==> flow/design.v <==
module fir #(
    parameter TAPS = 32,
    parameter DECIMATION = 8,
    parameter DATA_SIZE = 32,
    parameter [TAPS*DATA_SIZE-1:0] GLOBAL_COEFF = '0,
    parameter UNROLL = 16
) (
    input   logic clock,
    input   logic reset,
    input   logic [DATA_SIZE-1:0] x_in,   
    output   logic x_rd_en,
    input  logic x_empty,
    output  logic y_wr_en,
    input   logic y_out_full,
    output  logic [DATA_SIZE-1:0] y_out 
);
typedef enum logic[2:0] {
    INIT, 
    COMPUTE, 
    WRITE
} state_t;
state_t state, next_state;
logic [0:TAPS-1] [DATA_SIZE-1:0] shift_reg;
logic [0:TAPS-1][DATA_SIZE-1:0] shift_reg_c;
logic [$clog2(DECIMATION)-1:0] decimation_counter, decimation_counter_c;
logic [$clog2(TAPS)-1:0] taps_counter, taps_counter_c;
logic [0:UNROLL-1][DATA_SIZE-1:0] tap_value, tap_value_c;
logic signed [0:UNROLL-1][DATA_SIZE-1:0] product, product_c;
logic [0:UNROLL-1][DATA_SIZE-1:0] y_sum, y_sum_c; 
logic last_cycle, last_cycle_c;
logic [$clog2(TAPS)-1:0] coefficient_counter, coefficient_counter_c;
logic [DATA_SIZE-1:0] total_sum;
logic [0:TAPS-1][DATA_SIZE-1:0] coeff;
assign coeff = GLOBAL_COEFF;
function logic signed [DATA_SIZE-1:0] DEQUANTIZE(logic signed [DATA_SIZE-1:0] val);
    if (val < 0) begin
        DEQUANTIZE = DATA_SIZE'(-(-val >>> 10));
    end else begin
        DEQUANTIZE = DATA_SIZE'(val >>> 10);
    end
endfunction
always_ff @(posedge clock or posedge reset) begin
    if (reset == 1'b1) begin
        state <= INIT;       
        product <= '0;
        last_cycle <= '0;
        coefficient_counter <= '0;
        taps_counter <= '0;        
        decimation_counter <= '0;       
        y_sum <= '0;
        tap_value <= '0;
        shift_reg <= '0;
    end else begin
        taps_counter <= taps_counter_c;
        coefficient_counter <= coefficient_counter_c;
        shift_reg <= shift_reg_c;
        state <= next_state;  
        y_sum <= y_sum_c;
        tap_value <= tap_value_c;
        product <= product_c;
        last_cycle <= last_cycle_c;        
        decimation_counter <= decimation_counter_c;
    end
end
always_comb begin
    next_state = state;
    x_rd_en = 1'b0;
    y_wr_en = 1'b0;
    decimation_counter_c = decimation_counter;
    shift_reg_c = shift_reg;
    taps_counter_c = taps_counter;
    y_sum_c = y_sum;
    tap_value_c = tap_value;
    product_c = product;
    last_cycle_c = last_cycle;
    coefficient_counter_c = coefficient_counter;
    total_sum = '0;
    y_out = '0;
    case(state)
        INIT: begin
            if (x_empty == 1'b0) begin
                x_rd_en = 1'b1;
                shift_reg_c[1:TAPS-1] = shift_reg[0:TAPS-2];
                shift_reg_c[0] = x_in;
                decimation_counter_c = decimation_counter + 1'b1;
                if (decimation_counter == DECIMATION - 1) begin
                    next_state = COMPUTE;
                    for (int i = 0; i < UNROLL; i++) begin
                        tap_value_c[i] = shift_reg_c[i];
                    end  
                    taps_counter_c = taps_counter + UNROLL;
                end else begin
                    next_state = INIT;
                end
            end
        end
        COMPUTE: begin
            if (last_cycle == 1'b0) begin
                for (int i = 0; i < UNROLL; i++) begin 
                    product_c[i] = $signed(tap_value[i]) * $signed(coeff[TAPS-coefficient_counter-i-1]);
                end
                if (taps_counter != UNROLL) begin
                    for (int i = 0; i < UNROLL; i++) begin
                        y_sum_c[i] = $signed(y_sum[i]) + DEQUANTIZE(product[i]);
                    end
                end
                taps_counter_c = taps_counter + UNROLL;
                coefficient_counter_c = coefficient_counter + UNROLL;
                for (int i = 0; i < UNROLL; i++)
                    tap_value_c[i] = shift_reg[taps_counter+i];
                if (taps_counter == 0) begin
                    last_cycle_c = 1'b1;
                end
            end else begin
                for (int i = 0; i < UNROLL; i++) begin
                    y_sum_c[i] = $signed(y_sum[i]) + DEQUANTIZE(product[i]);
                end  
                last_cycle_c = 1'b0;
                next_state = WRITE;
            end            
        end
        WRITE: begin
            if (y_out_full == 1'b0) begin
                y_wr_en = 1'b1;
                total_sum = '0;
                for (int i = 0; i < UNROLL; i++) begin
                    total_sum = $signed(total_sum) + $signed(y_sum[i]);
                end
                y_out = total_sum;
                taps_counter_c = '0;
                coefficient_counter_c = '0;
                decimation_counter_c = '0;
                y_sum_c = '0;
                next_state = INIT;
            end
        end
        default: begin
            next_state = INIT;
            x_rd_en = 1'bx;
            y_wr_en = 1'bx;
            y_out = 'x;
            decimation_counter_c = 'x;
            taps_counter_c = 'x;
            y_sum_c = 'x;
            shift_reg_c = 'x;
            product_c = 'x;
            last_cycle_c = 'x;
            coefficient_counter_c = 'x;
            tap_value_c = 'x;
        end
    endcase
end
endmodule
module fm_lpr_fir (
    input  logic        clock,
    input  logic        reset,
    input  logic [31:0] x_in,
    output logic        x_rd_en,
    input  logic        x_empty,
    output logic [31:0] y_out,
    input  logic        y_out_full,
    output logic        y_wr_en
);
localparam AUDIO_LPR_COEFF_TAPS = 32;
localparam [AUDIO_LPR_COEFF_TAPS*32-1:0] AUDIO_LPR_COEFFS = {
    32'hfffffffd, 32'hfffffffa, 32'hfffffff4, 32'hffffffed, 32'hffffffe5, 32'hffffffdf, 32'hffffffe2, 32'hfffffff3,
    32'h00000015, 32'h0000004e, 32'h0000009b, 32'h000000f9, 32'h0000015d, 32'h000001be, 32'h0000020e, 32'h00000243,
    32'h00000243, 32'h0000020e, 32'h000001be, 32'h0000015d, 32'h000000f9, 32'h0000009b, 32'h0000004e, 32'h00000015,
    32'hfffffff3, 32'hffffffe2, 32'hffffffdf, 32'hffffffe5, 32'hffffffed, 32'hfffffff4, 32'hfffffffa, 32'hfffffffd
};
fir #(
    .TAPS(AUDIO_LPR_COEFF_TAPS),
    .DECIMATION(8),
    .DATA_SIZE(32),
    .GLOBAL_COEFF(AUDIO_LPR_COEFFS),
    .UNROLL(4)
) fir_lpr_inst (
    .clock(clock),
    .reset(reset),
    .x_in(x_in),
    .x_rd_en(x_rd_en),
    .x_empty(x_empty),
    .y_out(y_out),
    .y_out_full(y_out_full),
    .y_wr_en(y_wr_en)
);
endmodule
# Step by step through the tools: fm_lpr_fir
# Tool output for the design above, in the order of the flow.
# Line numbers count from 1 in the design file above.
# Library cell names are shortened.
# A cell with n/a has no value.
dict set report design {
  design {fm_lpr_fir}
  clock_port {clock}
  lib {sky130hd}
  lib_corner {tt_025C_1v80}
}

# Word level
# Yosys after proc, flatten, opt, wreduce and memory -nomap, before mapping. Memory bits, and registers merged into a memory's read port (data or address), are not among the register bits. Print and check cells are not counted. Equal cells are merged and count once.
dict set report bits {
  ff_bits 1425
  out_inout_bits 34
  wordCells 168
}
dict set report classes {
  add_sub_neg 40
  multipliers 4
  compare 4
  equal 10
  shifts 8
  mux 75
  logic 5
  reduce_and_logical 13
}
# op n
set op_table {}
lappend op_table {{indexed select 1024 x 32 -> 32 bit} 4}
lappend op_table {{indexed select 1024 x 32 -> 32 bit (first input constant)} 4}
lappend op_table {{multiplier 32 x 32 -> 32 bit} 4}
lappend op_table {{two-way mux 32 bit} 46}
lappend op_table {{two-way mux 1024 bit} 1}
lappend op_table {{two-way mux 992 bit} 1}
lappend op_table {{case mux 128 bit (select 2 bit)} 2}
lappend op_table {{two-way mux 128 bit} 3}
lappend op_table {{adder 32 bit} 11}
lappend op_table {{subtractor 5 x 27 -> 27 bit (first input constant)} 7}
lappend op_table {{negation 22 -> 32 bit} 4}
lappend op_table {{less-than comparator 32 x 1 -> 1 bit (second input constant)} 4}
lappend op_table {{negation 32 bit} 4}
lappend op_table {{subtractor 27 x 1 -> 27 bit (second input constant)} 4}
lappend op_table {{case mux 32 bit (select 2 bit)} 1}
lappend op_table {{subtractor 27 x 2 -> 27 bit (second input constant)} 2}
lappend op_table {{two-way mux 5 bit} 5}
lappend op_table {{case mux 5 bit (select 3 bit)} 1}
lappend op_table {{AND reduction 3 bit} 4}
lappend op_table {{adder 5 x 2 -> 6 bit (second input constant)} 2}
lappend op_table {{two-way mux 3 bit} 4}
lappend op_table {{adder 5 x 3 -> 5 bit (second input constant)} 2}
lappend op_table {{case mux 5 bit (select 2 bit)} 1}
lappend op_table {{case mux 3 bit (select 3 bit)} 1}
lappend op_table {{AND reduction 4 bit} 2}
lappend op_table {{subtractor 6 x 5 -> 7 bit (first input constant)} 1}
lappend op_table {{!= test 2 bit (second input constant)} 3}
lappend op_table {{OR reduction 2 bit} 3}
# Not listed: further kinds 16, cells in them 28.

# Logic depth
# Longest topological path by Yosys (ltp), each cell counted once; first at word level (registers and memories cut), then after technology mapping (sequential cells cut; the memories' decode and read muxes count).
dict set report logic_depth {
  depth_word 10
  abc_area 1
  depth_mapped 53
  ltp_nobuf 50
}

# Synthesis result
# Source: synth_stat.txt of the flow (Yosys; design flattened, memories mapped). It holds for the ABC_AREA given above (unset counts as 0); a run with the other value may have another netlist.
dict set report synth_totals {
  stdcells 15798
  synth_area_mm2 0.1285082
  seqArea_mm2 0.0355604
  flip_flops 1421
  buffers 708
}
# type n
set by_type {}
lappend by_type {dfrtp_1 1420}
lappend by_type {fa_1 1496}
lappend by_type {inv_1 2880}
lappend by_type {ha_1 737}
lappend by_type {nand2_1 2434}
lappend by_type {o21ai_0 1537}
lappend by_type {nor2_1 1888}
lappend by_type {a21oi_1 1246}
lappend by_type {clkbuf_1 623}
lappend by_type {nand3_1 355}
lappend by_type {xor2_1 141}
lappend by_type {xnor2_1 108}
lappend by_type {a22oi_1 123}
lappend by_type {o221ai_1 62}
lappend by_type {o311ai_0 46}
lappend by_type {nand4_1 56}
lappend by_type {o211ai_1 45}
lappend by_type {a31oi_1 52}
# Other cell types: 52; their cells: 549.

# Timing after synthesis
# Path of least setup slack by OpenSTA after synthesis, without wires, with an ideal clock, recovery checks aside; 20% of the period is set as input and as output delay. Where synthesis merged equal registers, the netlist keeps one of their names.
dict set report synth_path {
  kind {register -> register}
  start {reg fir_lpr_inst.coefficient_counter[2]}
  end {reg (name not given)}
  clock_period_ns 12.0
  setup_ns 0.066
  arrival_ns 8.621
  required_ns 11.934
  path_slack_ns 3.313
  delay_ns 8.687
  path_stages 46
  synth_period_reached_ns 8.687
}
# "delay_ns" = arrival - input delay + setup time.
# "path_stages": output pins that drive a net of the path, with the launching flip-flop's if there is one; two outputs of one cell count as two.
# "synth_period_reached_ns" is the clock period less the worst setup slack; recovery checks do not enter. This is arithmetic on one report: input and output delays are still those of the set period (20% each).
# Between the ends stands the longest chain of elaborated cells between them, by number of cells; it is not shown to be the way that was timed. Of several equally long chains one is given.
# Each line given opens the expression or statement behind the cell; cells for indexed reads and writes are added by Yosys, which also makes memories of some case tables.
dict set report synth_between {
  cell_sequence {dfrtp_1 > buf_6 > inv_1 > ha_1 > inv_1 > ha_1 > buf_2 > nor2_1 > clkinv_1 > nand2_1 > nand2_1 > nand2_1 > a21oi_2 > clkbuf_1 > clkbuf_1 > nand2_1 > fa_1 > inv_1 > [10 not listed] > inv_1 > ha_1 > nand2_1 > nor2_1 > nor3b_1 > nand4_1 > nand3_1 > nand3_1 > nand2_1 > nand2_1 > and3_1 > inv_1 > nand3_1 > o21ai_0 > inv_1 > nand3_1 > nand3_1 > nand2_1}
  elab_chain_len 8
}
# element line
set synth_rtl {}
lappend synth_rtl {{from (decl)} 31} ;# logic [$clog2(TAPS)-1:0] coefficient_counter, coefficient_counter_c;
lappend synth_rtl {{from (assign)} 47} ;# coefficient_counter <= '0;
lappend synth_rtl {{from (assign)} 55} ;# coefficient_counter <= coefficient_counter_c;
lappend synth_rtl {{subtractor 6 x 5 -> 7 bit} 100}
lappend synth_rtl {{subtractor 27 x 2 -> 27 bit} 100}
lappend synth_rtl {{subtractor 27 x 1 -> 27 bit} 100}
lappend synth_rtl {{subtractor 5 x 27 -> 27 bit} 100}
lappend synth_rtl {{indexed select 1024 x 32 -> 32 bit} 100}
lappend synth_rtl {{multiplier 32 x 32 -> 32 bit} 100}
lappend synth_rtl {{two-way mux 32 bit} 98} ;# if (last_cycle == 1'b0) begin
lappend synth_rtl {{two-way mux 128 bit} 79} ;# case(state)
lappend synth_rtl {{to (assign)} 45}
lappend synth_rtl {{to (assign)} 60}
lappend synth_rtl {{to (decl)} 28}

# Timing after layout
# Path of least setup slack in the final report of entry B (OpenROAD, finished layout, wires in). Where an end is a register, its clock arrival counts in the times.
dict set report layout_path {
  kind {register -> register}
  start {reg fir_lpr_inst.coefficient_counter[2]}
  end {reg (name not given)}
  clock_period_ns 7.57
  setup_ns 0.11
  arrival_ns 9.38
  required_ns 8.25
  path_slack_ns -1.13
  path_stages 40
}
# Between the ends stands the longest chain of elaborated cells between them, by number of cells; it is not shown to be the way that was timed. Of several equally long chains one is given.
dict set report layout_between {
  cell_sequence {dfrtp_1 > inv_2 > ha_4 > buf_6 > nor2_4 > nand4_1 > buf_4 > nand3_4 > buf_12 > nand3_4 > nand2_8 > nand3_4 > buf_12 > buf_8 > buf_4 > nor2_1 > buf_4 > fa_2 > [4 not listed] > inv_1 > fa_1 > inv_1 > fa_1 > fa_1 > fa_1 > fa_1 > inv_1 > ha_2 > nand2_1 > o21ai_0 > nor2_1 > inv_1 > nand3_2 > nand2_2 > nand2_1 > nand3_1 > nand2_1}
  elab_chain_len 8
}
# element line
set layout_rtl {}
lappend layout_rtl {{from (decl)} 31} ;# logic [$clog2(TAPS)-1:0] coefficient_counter, coefficient_counter_c;
lappend layout_rtl {{from (assign)} 47} ;# coefficient_counter <= '0;
lappend layout_rtl {{from (assign)} 55} ;# coefficient_counter <= coefficient_counter_c;
lappend layout_rtl {{subtractor 6 x 5 -> 7 bit} 100}
lappend layout_rtl {{subtractor 27 x 1 -> 27 bit (2 in a row)} 100}
lappend layout_rtl {{subtractor 5 x 27 -> 27 bit} 100}
lappend layout_rtl {{indexed select 1024 x 32 -> 32 bit} 100}
lappend layout_rtl {{multiplier 32 x 32 -> 32 bit} 100}
lappend layout_rtl {{two-way mux 32 bit} 98} ;# if (last_cycle == 1'b0) begin
lappend layout_rtl {{two-way mux 128 bit} 79} ;# case(state)
lappend layout_rtl {{to (assign)} 45}
lappend layout_rtl {{to (assign)} 60}
lappend layout_rtl {{to (decl)} 28}

; Measured results for fm_lpr_fir: 5 stored runs of the Yosys and OpenROAD flow on sky130hd. The settings differ; the order carries no meaning. The constraints put input and output delay at 20% of the set period each and load the outputs with 0.01 pF.
; By "period_less_ws_ns" is meant the clock period of the run minus its worst setup slack. This is arithmetic on one report: input and output delays are still those of the set period (20% each).
; By "critical_path_time_ns" is meant the share of the clock period that the worst setup path is allowed (20% is reserved at inputs, 20% at outputs), minus its slack. Clock arrival times at its registers enter into it.

[entry A: settings]
CELL_PAD_IN_SITES_DETAIL_PLACEMENT = 2
CELL_PAD_IN_SITES_GLOBAL_PLACEMENT = 2
CORE_ASPECT_RATIO = 1.69
CORE_MARGIN = 10
CORE_UTILIZATION = 71
CTS_CLUSTER_DIAMETER = 167
GPL_ROUTABILITY_DRIVEN = 1
GPL_TIMING_DRIVEN = 0
MAX_ROUTING_LAYER = met4
MIN_ROUTING_LAYER = met2
PLACE_DENSITY = 0.37
SETUP_SLACK_MARGIN = 0.18
SLEW_MARGIN = 35
period_ns = 12.0
CAP_MARGIN = 20
[entry A: results]
outcome = incomplete, placement halted on GPL-0301

[entry B: settings]
ABC_AREA = 1
CAP_MARGIN = 5
CELL_PAD_IN_SITES_DETAIL_PLACEMENT = 1
CORE_UTILIZATION = 42
CTS_CLUSTER_SIZE = 69
GPL_ROUTABILITY_DRIVEN = 1
MIN_ROUTING_LAYER = met1
PLACE_DENSITY = 0.41
TNS_END_PERCENT = 30
period_ns = 7.57
CORE_MARGIN = 2
SLEW_MARGIN = 20
[entry B: results]
hold_worst_slack_ns = 0.481
synthesis_area_mm2 = 0.1285082
critical_path_time_ns = 8.70
path_kind = register -> register
finish.utilization_pct = 49.8
total_die_area_mm2 = 0.310411
timing.setup.ws_ns = -1.125
setup_tns_ns = -43.615
period_less_ws_ns = 8.695
post_route_stdcell_area_mm2 = 0.151978

[entry C: settings]
CELL_PAD_IN_SITES_DETAIL_PLACEMENT = 1
GPL_ROUTABILITY_DRIVEN = 0
SETUP_SLACK_MARGIN = 0.18
period_ns = 12.0
CAP_MARGIN = 20
CORE_MARGIN = 2
CORE_UTILIZATION = 40
SLEW_MARGIN = 20
[entry C: results]
synthesis_area_mm2 = 0.1273434
timing.setup.ws_ns = 0.865
finish.utilization_pct = 43.5
total_die_area_mm2 = 0.322885
period_less_ws_ns = 11.135
hold_worst_slack_ns = 0.463
setup_tns_ns = 0.000
post_route_stdcell_area_mm2 = 0.138004
critical_path_time_ns = 11.14
path_kind = register -> register

[entry D: settings]
CORE_UTILIZATION = 60
GPL_ROUTABILITY_DRIVEN = 0
GPL_TIMING_DRIVEN = 0
SLEW_MARGIN = 10
period_ns = 8.8
CAP_MARGIN = 20
CORE_MARGIN = 2
[entry D: results]
setup_tns_ns = -11.222
critical_path_time_ns = 9.51
path_kind = register -> register
period_less_ws_ns = 9.508
synthesis_area_mm2 = 0.1273434
post_route_stdcell_area_mm2 = 0.146109
finish.utilization_pct = 69.1
total_die_area_mm2 = 0.215941
hold_worst_slack_ns = 0.433
timing.setup.ws_ns = -0.708

[entry E: settings]
ABC_AREA = 1
CAP_MARGIN = 40
CELL_PAD_IN_SITES_DETAIL_PLACEMENT = 1
CORE_UTILIZATION = 42
CTS_CLUSTER_SIZE = 62
GPL_ROUTABILITY_DRIVEN = 1
MIN_ROUTING_LAYER = met1
PLACE_DENSITY = 0.41
SETUP_SLACK_MARGIN = 1.6
TNS_END_PERCENT = 30
period_ns = 7.57
CORE_MARGIN = 2
SLEW_MARGIN = 20
[entry E: results]
post_route_stdcell_area_mm2 = 0.155101
total_die_area_mm2 = 0.310411
synthesis_area_mm2 = 0.1285082
setup_tns_ns = -44.196
timing.setup.ws_ns = -1.177
period_less_ws_ns = 8.747
finish.utilization_pct = 50.8
hold_worst_slack_ns = 0.479
critical_path_time_ns = 8.75
path_kind = register -> register
